==> flow/design.v <==
module ALU(
	input 			[15:0]	a,
	input 			[15:0]	b,
	input 			[3:0] 	opcode,
	output	reg 	[15:0]	out
);
always @(a, b, opcode) begin
	case (opcode)
		4'b0000: out <= b;			 
		4'b0001: out <= a + b;
		4'b0010: out <= a * b;
		4'b0011: out <= (b == 16'd0) ? 16'hFFFF : a / b;	 
		4'b0100: out <= a > b;
		4'b0101: out <= a == b;
		4'b0110: out <= a >> b;
		4'b0111: out <= a << b;
		4'b1000: out <= a - b;
		4'b1001: out <= a >>> b;	 
		4'b1010: out <= ~a;
		4'b1011: out <= a < b;		
		4'b1100: out <= a & b;		 
		4'b1101: out <= a | b;		 
		4'b1110: out <= a ^ b;		 
		4'b1111: out <= 16'd0;		 
		default: out <= 16'd0;
	endcase
end
endmodule 
module Mux_2(
	input 	 		select,
	input [15:0] 	a,
	input [15:0] 	b,
	output [15:0] 	out
);
assign out = select? b : a;
endmodule 
module Sign_ext_8(
	input 	[7:0] 	a,
	output 	[15:0] 	out
);
assign out = {{8{a[7]}}, a};
endmodule 
module Reg(
	input 						enable,
	input 						clk,
	input 						rst,
	input 			[15:0] 	D,
	output 	reg	[15:0] 	Q
);
always @(posedge clk) begin
	if (rst) Q <= 16'd0;
	else case (enable)
		1'b1:		Q <= D;
		1'b0:		Q <= Q;
		default: Q <= Q;
	endcase
end
endmodule 
module Register_file(
	input							clk,
	input							rst,
	input 						read_enable,
	input							write_enable,
	input 			[3:0]		reg1,
	input				[3:0]		reg2,
	input				[15:0] 	in_data,
	output	reg	[15:0]	out_data1,
	output	reg	[15:0]	out_data2
);
	reg [15:0]	enable;
	wire [15:0] r_out [0:15];
	Reg r0 (.enable(enable[0]), .clk(clk), .rst(rst), .D(in_data), .Q(r_out[0]));
	Reg r1 (.enable(enable[1]), .clk(clk), .rst(rst), .D(in_data), .Q(r_out[1]));
	Reg r2 (.enable(enable[2]), .clk(clk), .rst(rst), .D(in_data), .Q(r_out[2]));
	Reg r3 (.enable(enable[3]), .clk(clk), .rst(rst), .D(in_data), .Q(r_out[3]));
	Reg r4 (.enable(enable[4]), .clk(clk), .rst(rst), .D(in_data), .Q(r_out[4]));
	Reg r5 (.enable(enable[5]), .clk(clk), .rst(rst), .D(in_data), .Q(r_out[5]));
	Reg r6 (.enable(enable[6]), .clk(clk), .rst(rst), .D(in_data), .Q(r_out[6]));
	Reg r7 (.enable(enable[7]), .clk(clk), .rst(rst), .D(in_data), .Q(r_out[7]));
	Reg r8 (.enable(enable[8]), .clk(clk), .rst(rst), .D(in_data), .Q(r_out[8]));
	Reg r9 (.enable(enable[9]), .clk(clk), .rst(rst), .D(in_data), .Q(r_out[9]));
	Reg r10 (.enable(enable[10]), .clk(clk), .rst(rst), .D(in_data), .Q(r_out[10]));
	Reg r11 (.enable(enable[11]), .clk(clk), .rst(rst), .D(in_data), .Q(r_out[11]));
	Reg r12 (.enable(enable[12]), .clk(clk), .rst(rst), .D(in_data), .Q(r_out[12]));
	Reg r13 (.enable(enable[13]), .clk(clk), .rst(rst), .D(in_data), .Q(r_out[13]));
	Reg r14 (.enable(enable[14]), .clk(clk), .rst(rst), .D(in_data), .Q(r_out[14]));
	Reg r15 (.enable(enable[15]), .clk(clk), .rst(rst), .D(in_data), .Q(r_out[15]));
always @(*) begin
	case (read_enable)
		1'b1:	begin
			out_data1 = r_out[reg1];
			out_data2 = r_out[reg2];
		end
		default: begin
			out_data1 = 16'd0;
			out_data2 = 16'd0;
		end
	endcase
	case (write_enable)
		1'b1: enable = 16'd1 << reg1;
		default: enable = 16'd0;
	endcase
end
endmodule
module PC_counter(
	input 						replace,		 
	input 						increment,	 
	input 						add,			 
	input 						clk,
	input 						rst,
	input 			[15:0] 	D,
	output 	reg	[15:0] 	Q
);
always @(posedge clk) begin
	if (rst) begin
		Q <= 16'd0;
	end else if (replace) begin
		Q <= D;
	end else if (increment) begin
		Q <= Q + 1'b1;
	end else if (add) begin
		Q <= Q + D;
	end
end
endmodule 
module tick_FSM(
	input					clk,
	input					rst,
	output reg	[4:0]	tick
);
always @(posedge clk) begin
	if (rst) tick <= 5'b10000;
	else case (tick)
		5'b10000: 	tick <= 5'b01000;		 
		5'b01000: 	tick <= 5'b00100;		 
		5'b00100: 	tick <= 5'b00010;		 
		5'b00010: 	tick <= 5'b00001;		 
		5'b00001: 	tick <= 5'b10000;		 
		default: 	tick <= 5'b10000;
	endcase
end
endmodule 
module Control_unit(
	input 						clk,
	input 						rst,
	input							enable,
	input 			[15:0] 	instruction,
	input				[4:0]		tick,
	input 			[15:0]	alu_out,
	output			[3:0]		Reg_a,
	output			[3:0] 	Reg_b,
	output 			[7:0] 	Sign_ext_in,
	output	reg				Reg_r_enable,
	output	reg				Reg_w_enable,
	output 	reg				ALU_mux,				 
	output	reg				Sign_mux,			 
	output 	reg				write_data_mux,
	output 	reg				disp_enable,
	output 	reg	[2:0] 	PC_enables,
	output	reg	[3:0] 	ALU_op
);
assign Reg_a = instruction[11:8];
assign Reg_b = instruction[7:4];
assign Sign_ext_in = instruction[7:0];
reg				Reg_r_enable_q, Reg_w_enable_q, ALU_mux_q, Sign_mux_q, write_data_mux_q, disp_enable_q;
reg		[2:0]	PC_enables_q;
reg		[3:0]	ALU_op_q;
always @(posedge clk) begin
	if (rst) begin
		Reg_r_enable_q <= 1'b0;
		Reg_w_enable_q <= 1'b0;
		ALU_mux_q <= 1'b0;
		Sign_mux_q <= 1'b0;
		write_data_mux_q <= 1'b0;
		disp_enable_q <= 1'b0;
		PC_enables_q <= 3'b0;
		ALU_op_q <= 4'b0;
	end else begin
		Reg_r_enable_q <= Reg_r_enable;
		Reg_w_enable_q <= Reg_w_enable;
		ALU_mux_q <= ALU_mux;
		Sign_mux_q <= Sign_mux;
		write_data_mux_q <= write_data_mux;
		disp_enable_q <= disp_enable;
		PC_enables_q <= PC_enables;
		ALU_op_q <= ALU_op;
	end
end
always @(*) begin
	Reg_r_enable = Reg_r_enable_q;
	Reg_w_enable = Reg_w_enable_q;
	ALU_mux = ALU_mux_q;
	Sign_mux = Sign_mux_q;
	write_data_mux = write_data_mux_q;
	disp_enable = disp_enable_q;
	PC_enables = PC_enables_q;
	ALU_op = ALU_op_q;
	case (enable)
		1'b1: begin
			case (tick)
				5'b10000: begin
					Reg_w_enable = 1'b0;
					disp_enable = 1'b0;
					case (instruction[15:12])
						4'b0000: begin
						end
						4'b1111: begin
						end
						default: begin
						end
					endcase
				end
				5'b01000: begin
					Sign_mux = 1'b1;
					case (instruction[15:12])
						4'b0000: begin
							Reg_r_enable = 1'b1;
						end
						4'b1111: begin
						end
						default: begin
							Reg_r_enable = 1'b1;
						end
					endcase
				end
				5'b00100: begin
					Reg_r_enable = 1'b0;
					case (instruction[15:12])
						4'b0000: begin
							ALU_mux = 1'b0;					 
							ALU_op = instruction[3:0];		 
						end
						4'b1111: begin
						end
						default: begin
							ALU_mux = 1'b1;		 
							case (instruction[15:12])
								4'b0001: ALU_op = 4'b0001;	 
								4'b0010: ALU_op = 4'b0000;	 
								4'b0011: ALU_op = 4'b1100;	 
								4'b0100: ALU_op = 4'b1101;	 
								4'b0101: ALU_op = 4'b1110;	 
								4'b0110: ALU_op = 4'b0111;	 
								4'b0111: ALU_op = 4'b0110;	 
								4'b1000: ALU_op = 4'b1001;	 
								4'b1001: ALU_op = 4'b1010;	 
								4'b1010: begin 					 
									Sign_mux = 1'b0;
									ALU_op = 4'b0101;
								end
								4'b1011: begin						 
									Sign_mux = 1'b0;
									ALU_op = 4'b0100;	
								end
								4'b1100: begin						 
									Sign_mux = 1'b0;
									ALU_op = 4'b1011;	
								end
								4'b1101: ;	 
								4'b1110: ;	 
								default: ALU_op = 4'b0000;
							endcase
						end
					endcase
				end
				5'b00010: begin
					case (instruction[15:12])
						4'b0000: begin
						end
						4'b1111: begin
						end
						default: begin
						end
					endcase
				end
				5'b00001: begin
					case (instruction[15:12])
						4'b0000: begin
							write_data_mux = 1'b0;
							Reg_w_enable = 1'b1;
							PC_enables = 3'b010;
						end
						4'b1111: begin
						end
						default: begin
							case (instruction[15:12])
								4'b1001: disp_enable = 1'b1;	 
								4'b1010: begin 					 
									PC_enables = alu_out[0]? 3'b100 : 3'b010;
								end
								4'b1011: begin						 
									PC_enables = alu_out[0]? 3'b100 : 3'b010;
								end
								4'b1100: begin						 
									PC_enables = alu_out[0]? 3'b100 : 3'b010;
								end
								4'b1101: ;	 
								4'b1110: ;	 
								default: begin
									write_data_mux = 1'b0;
									Reg_w_enable = 1'b1;
									PC_enables = 3'b010;
								end
							endcase
						end
					endcase
				end
				default: begin	 
				end
			endcase
		end
		default: begin
			Reg_r_enable = 1'b0;
			Reg_w_enable = 1'b0;
			ALU_op = 4'b0;
		end
	endcase
end
endmodule 
module RISC_16(
	output	[15:0]		t_alu_in1, 
	output	[15:0]		t_alu_in2,
	output	[15:0]		t_alu_out,
	input 				clk,
	input 				rst,			 
	input 				enable,
	input 	[15:0] 	instruction,
	output 	[4:0] 	tick_out,
	output 	[15:0] 	display
);
assign 	t_alu_in1 = alu_in1; 
assign	t_alu_in2 = alu_in2;
assign 	t_alu_out = alu_out;
wire 	[15:0] 	alu_out;
wire 	[3:0]		reg_a, reg_b;
wire 	[3:0] 	alu_op;
wire	[2:0]		pc_enables;
wire 				reg_r_enable, reg_w_enable, alu_mux, w_data_mux, sign_mux, disp_enable; 
wire 	[15:0] 	alu_in1, alu_in2, reg_in1, reg_in2, reg_out2, reg_data_in, sign_out, sign_mux_out, pc_out;
wire 	[7:0] 	sign_in;
wire	[4:0]		tick;
assign tick_out = tick;
Control_unit C0 (
	.clk(clk),
	.rst(rst),
	.enable(enable),
	.instruction(instruction),
	.tick(tick),
	.alu_out(alu_out),
	.Reg_a(reg_a),
	.Reg_b(reg_b),
	.Sign_ext_in(sign_in),
	.Reg_r_enable(reg_r_enable),
	.Reg_w_enable(reg_w_enable),
	.ALU_mux(alu_mux),
	.Sign_mux(sign_mux),
	.write_data_mux(w_data_mux),
	.disp_enable(disp_enable),
	.PC_enables(pc_enables),
	.ALU_op(alu_op)
);
Register_file R0 (
	.clk(clk),
	.rst(rst),
	.read_enable(reg_r_enable),
	.write_enable(reg_w_enable),
	.reg1(reg_a),
	.reg2(reg_b),
	.in_data(reg_data_in),
	.out_data1(alu_in1),
	.out_data2(reg_out2)
);
PC_counter PC(
	.replace(pc_enables[0]),
	.increment(pc_enables[1]),
	.add(pc_enables[2]),
	.clk(clk),
	.rst(rst),
	.D(sign_out),
	.Q(pc_out)
);
ALU Alu (
	.a(alu_in1),
	.b(alu_in2),
	.opcode(alu_op),
	.out(alu_out)
);
tick_FSM Tick (
	.clk(clk),
	.rst(rst),
	.tick(tick)
);
Mux_2 ALU_mux (
	.select(alu_mux),
	.a(reg_out2),
	.b(sign_mux_out),
	.out(alu_in2)
);
Mux_2 Write_data_mux (
	.select(w_data_mux),
	.a(alu_out),
	.b(alu_out),		 
	.out(reg_data_in)
);
Mux_2 Sign_ext_mux(
	.select(sign_mux),
	.a(16'd0),
	.b(sign_out),		
	.out(sign_mux_out)
);
Sign_ext_8 sign_x (
	.a(sign_in),
	.out(sign_out)
);
Reg disp_register(
	.enable(disp_enable),
	.clk(clk),
	.rst(rst),
	.D(~alu_out),
	.Q(display)			 
);
endmodule 
## From RTL to reports: RISC_16

What the tools print for RISC_16, step after step.
Lines are those of the file above, counted from 1.
Operators: Yosys type, input widths -> output width; for muxes data width and select width s.
Library cell names are shortened.
Not given: --

| inputs | value |
|---|---|
| top | RISC_16 |
| clock input | clk |
| cell library | sky130hd |
| timing corner | tt_025C_1v80 |

## Word-level counts

Source: Yosys, flattened and elaborated. Widths are those after wreduce. Registers that Yosys merges into a memory's read port (data or address) are not register bits. Print and check cells do not count. Equal cells are merged and count once.

| bit counts | value |
|---|---|
| register bits after elaboration | 286 |
| input port bits | 19 |
| output and inout bits | 69 |
| word-level cells | 162 |

| operators by class | value |
|---|---|
| $add $sub $neg | 2 |
| multipliers | 1 |
| divide/modulo/power cells | 1 |
| magnitude comparators | 2 |
| equality and inequality tests | 65 |
| shift-type cells | 4 |
| mux-type cells | 49 |
| bitwise operators | 5 |
| reductions and logical operators | 9 |

Operator list:

| kind | count |
|---|---|
| $pmux 16 s16 | 3 |
| $mux 16 | 23 |
| $div 16x16->16 | 1 |
| $mul 16x16->16 | 1 |
| $eq 4x4->1 const B | 32 |
| $eq 4x3->1 const B | 16 |
| $pmux 4 s12 | 1 |
| $not 16->16 | 2 |
| $eq 4x2->1 const B | 7 |
| $pmux 5 s4 | 1 |
| $shl 1x4->16 const A | 1 |
| $add 16x16->16 | 1 |
| $sub 16x16->16 | 1 |
| $gt 16x16->1 | 1 |
| $lt 16x16->1 | 1 |
| $eq 16x16->1 | 1 |
| $and 16x16->16 | 1 |
| $or 16x16->16 | 1 |
| $xor 16x16->16 | 1 |
| $shl 16x16->16 | 1 |
| $shr 16x16->16 | 1 |
| $sshr 16x16->16 | 1 |
| $logic_not 16->1 | 1 |
| $eq 4x1->1 const B | 4 |
| $logic_not 4->1 | 4 |
| $mux 1 | 12 |
| $pmux 1 s2 | 6 |
| $pmux 4 s2 | 1 |

Other operator kinds: 9; their cells: 11.

## Logic depth

Depth = most cells in a row (Yosys ltp): at word level without a register or memory, in the mapped netlist without a sequential cell, where the memories' decode and read muxes count.

| depth | value |
|---|---|
| depth in word-level cells | 13 |
| ABC_AREA | 0 |
| mapped depth | 184 |
| depth with buffers taken out | 165 |

## Synthesis result

Source: synth_stat.txt of the flow (Yosys; design flattened, memories mapped). It holds for the ABC_AREA given above (unset counts as 0); a run with the other value may have another netlist.

| synthesis totals | value |
|---|---|
| cell count | 3917 |
| mapped area | 29762.3 um^2 |
| flip-flop cells | 286 |

Cell types:

| cell type | count |
|---|---|
| dfxtp_1 | 286 |
| ha_1 | 237 |
| nand2_1 | 533 |
| fa_1 | 82 |
| a21oi_1 | 280 |
| o21ai_0 | 245 |
| nor2_1 | 312 |
| inv_1 | 210 |
| nand3b_1 | 102 |
| mux2_2 | 66 |
| mux2i_1 | 69 |
| clkbuf_1 | 156 |
| xnor2_1 | 66 |
| a22o_1 | 51 |
| nor3_1 | 86 |
| nor2b_1 | 63 |
| o21a_1 | 52 |
| a22oi_1 | 51 |

Not listed: further types 94, cells in them 970.
By module: a second synthesis without flattening, with its own total; a netlist apart from the flattened one above.

| second synthesis, totals | value |
|---|---|
| cell total of the unflattened synthesis | 3835 |
| area total of the unflattened synthesis | 31416.4 um^2 |

Each row is one instance without its submodules.

By module:

| module | instances | cells | area (um^2) | sequential area (um^2) |
|---|---|---|---|---|
| ALU | 1 | 2046 | 14443.9 | 0.0 |
| Reg | 17 | 52 | 580.6 | 320.3 |
| Register_file | 1 | 654 | 4849.7 | 0.0 |
| Control_unit | 1 | 145 | 1126.1 | 260.2 |
| Mux_2 | 3 | 18 | 249.0 | 0.0 |
| tick_FSM | 1 | 19 | 196.4 | 100.1 |
| Sign_ext_8 | 1 | 16 | 120.1 | 0.0 |
| RISC_16 | 1 | 17 | 63.8 | 0.0 |

## Path before layout

Source: OpenSTA report_checks on the synthesized netlist (no wires, ideal clock, input and output delay 20% of the period each), path of least setup slack; recovery checks are left aside. Register names are those of the netlist, which keeps one name where synthesis merged equal registers.

| timing after synthesis | value |
|---|---|
| path type | input -> output |
| from | input port instruction[5] |
| to | output port t_alu_out[0] |
| clock period | 70.0 ns |
| input delay | 14.000 ns |
| output delay | 14.000 ns |
| time at the first pin | 14.000 ns |
| arrival time | 46.247 ns |
| data required time | 56.000 ns |
| setup slack | 9.753 ns |
| delay of the path | 32.247 ns |
| stages on the path | 173 |
| buffers on the path | 18 |
| synthesis period reached | 60.247 ns |

"delay of the path" is the arrival time less input delay plus setup time.
At an output port there is no setup time.
"stages on the path": output pins that drive a net of the path, with the launching flip-flop's if there is one; two outputs of one cell count as two.
"synthesis period reached" = period - worst setup slack (recovery checks aside). The figure is calculated, with input and output delays left at 20% of the set period.
Between the ends stands the longest chain of elaborated cells between them, by number of cells; it is not shown to be the way that was timed. Of several equally long chains one is given.
Each line given opens the expression or statement behind the cell; cells for indexed reads and writes are added by Yosys, which also makes memories of some case tables.

| on the way, after synthesis | value |
|---|---|
| path through | buf_4 > buf_6 > buf_2 > buf_6 > mux2_2 > a32o_1 > a221o_1 > a221o_1 > a32o_1 > inv_2 > buf_4 > buf_4 > buf_4 > clkbuf_1 > ha_1 > a41o_1 > and2_1 > ha_1 > [137 not listed] > o31ai_1 > clkbuf_1 > nand2_1 > o21ai_0 > ha_1 > a21boi_0 > o21a_1 > o21a_1 > o21a_1 > o21ai_0 > a21oi_1 > o31ai_1 > a21boi_0 > o2111ai_1 > a31oi_1 > nor3b_1 > a21oi_2 > buf_2 |
| length of the longest elaborated chain | 7 |
| elaborated cells on any way between the ends | 36 |
| those cells by class | add/sub (2); mul (1); div (1); compare (2); eq/ne (16); shift (3); mux (6); logic (3); reduce/logical (2) |

Ends and longest elaborated chain, after synthesis:

| what | line | text |
|---|---|---|
| from (decl) | 327 | `input [15:0] instruction,` |
| $eq 4x4->1 | 92 | `out_data2 = r_out[reg2];` |
| $pmux 16 s16 | 92 |  |
| $mux 16 | 89 | `case (read_enable)` |
| $mux 16 | 35 | `assign out = select? b : a;` |
| $div 16x16->16 | 12 | `4'b0011: out <= (b == 16'd0) ? 16'hFFFF : a / b;` |
| $mux 16 | 12 |  |
| $pmux 16 s16 | 8 | `case (opcode)` |
| to (decl) | 323 | `output [15:0] t_alu_out,` |

## Timing after layout

From the final timing report of flow run 5: the path of least setup slack in the routed layout; clock arrival at registers is part of the times.

| timing post-layout | value |
|---|---|
| path type | input -> output |
| from | input port instruction[4] |
| to | output port t_alu_out[0] |
| clock period | 96.8 ns |
| input delay | 19.36 ns |
| output delay | 19.36 ns |
| time at the first pin | 19.36 ns |
| arrival time | 58.00 ns |
| data required time | 77.44 ns |
| setup slack | 19.44 ns |
| stages on the path | 156 |
| buffers on the path | 7 |

Between the ends stands the longest chain of elaborated cells between them, by number of cells; it is not shown to be the way that was timed. Of several equally long chains one is given.

| on the way, post-layout | value |
|---|---|
| path through | buf_2 > buf_4 > nor4bb_2 > a22oi_1 > a211oi_1 > or2_1 > nor4b_2 > buf_4 > a41o_1 > and2_1 > ha_1 > a21o_1 > o211ai_1 > or3_1 > a31o_1 > ha_1 > o21ai_0 > and2_1 > [120 not listed] > and2_1 > o31ai_4 > o21ai_0 > ha_1 > a21boi_0 > o21a_1 > o21a_1 > o21a_1 > o21ai_0 > a21oi_1 > o31ai_1 > a21boi_0 > o2111ai_1 > a31oi_1 > nor3b_1 > a21oi_2 > buf_4 > clkdlybuf4s50_1 |
| length of the longest elaborated chain | 7 |
| elaborated cells on any way between the ends | 36 |
| those cells by class | add/sub (2); mul (1); div (1); compare (2); eq/ne (16); shift (3); mux (6); logic (3); reduce/logical (2) |

Ends and longest elaborated chain, post-layout:

| what | line | text |
|---|---|---|
| from (decl) | 327 | `input [15:0] instruction,` |
| $eq 4x4->1 | 92 | `out_data2 = r_out[reg2];` |
| $pmux 16 s16 | 92 |  |
| $mux 16 | 89 | `case (read_enable)` |
| $mux 16 | 35 | `assign out = select? b : a;` |
| $div 16x16->16 | 12 | `4'b0011: out <= (b == 16'd0) ? 16'hFFFF : a / b;` |
| $mux 16 | 12 |  |
| $pmux 16 s16 | 8 | `case (opcode)` |
| to (decl) | 323 | `output [15:0] t_alu_out,` |

RISC_16 through Yosys and OpenROAD on sky130hd: 5 stored runs, unordered, with their settings and measured results. The constraints put input and output delay at 20% of the set period each and load the outputs with 0.01 pF.
"period achieved" = clock period - worst setup slack. The figure is calculated, with input and output delays left at 20% of the set period.
"time used up by the worst setup path" = time allowed to the worst setup path (clock period - input delay - output delay, where it has them) - its slack; a late launch clock adds to it, a late capture clock takes from it.
Among the settings, n/a means not set for that run.
A result given as n/a is not shown for that run.

| stored run | CAP_MARGIN | CELL_PAD_IN_SITES_DETAIL_PLACEMENT | CORE_ASPECT_RATIO | CORE_UTILIZATION | GPL_TIMING_DRIVEN | SETUP_SLACK_MARGIN | SLEW_MARGIN | period_ns | CORE_MARGIN | CTS_CLUSTER_DIAMETER | CTS_CLUSTER_SIZE | GPL_ROUTABILITY_DRIVEN | HOLD_SLACK_MARGIN | MIN_ROUTING_LAYER | PLACE_DENSITY_LB_ADDON | worst setup slack after layout (ns) | period achieved (ns) | standard-cell area after layout (um^2) | synthesis area (um^2) | total negative slack on setup checks (ns) | utilization after layout (%) | area of the die (um^2) | time used up by the worst setup path (ns) | critical path type |
|---|---|---|---|---|---|---|---|---|---|---|---|---|---|---|---|---|---|---|---|---|---|---|---|---|
| flow run 1 | 0 | 0 | 1.6 | 61 | 0 | 5.0 | 15 | 70.0 | 2 | n/a | n/a | n/a | n/a | n/a | n/a | n/a | n/a | n/a | n/a | n/a | n/a | n/a | n/a | n/a |
| flow run 2 | 20 | 2 | n/a | 31 | 0 | n/a | 35 | 43.8 | 2 | 26 | 32 | 0 | -0.06 | met2 | 0.09 | n/a | n/a | n/a | n/a | n/a | n/a | n/a | n/a | n/a |
| flow run 3 | 0 | 1 | 1.6 | 61 | 0 | 5.0 | 40 | 87.5 | 2 | n/a | n/a | 1 | n/a | met2 | n/a | n/a | n/a | n/a | n/a | n/a | n/a | n/a | n/a | n/a |
| flow run 4 | 20 | 2 | n/a | 31 | 0 | n/a | 35 | 70.0 | 2 | 343 | 30 | 0 | -0.06 | met2 | n/a | n/a | n/a | n/a | n/a | n/a | n/a | n/a | n/a | n/a |
| flow run 5 | 20 | n/a | n/a | 40 | n/a | n/a | 20 | 96.8 | 2 | n/a | n/a | n/a | n/a | n/a | n/a | 19.438 | 77.362 | 32711.4 | 29762.3 | 0.000 | 44.2 | 76604.4 | 38.64 | input -> output |

Flow run 1: incomplete, routing halted on GRT-0116
Flow run 2: incomplete, routing halted on GRT-0116
Flow run 3: incomplete, routing halted on GRT-0116
Flow run 4: incomplete, routing halted on GRT-0116
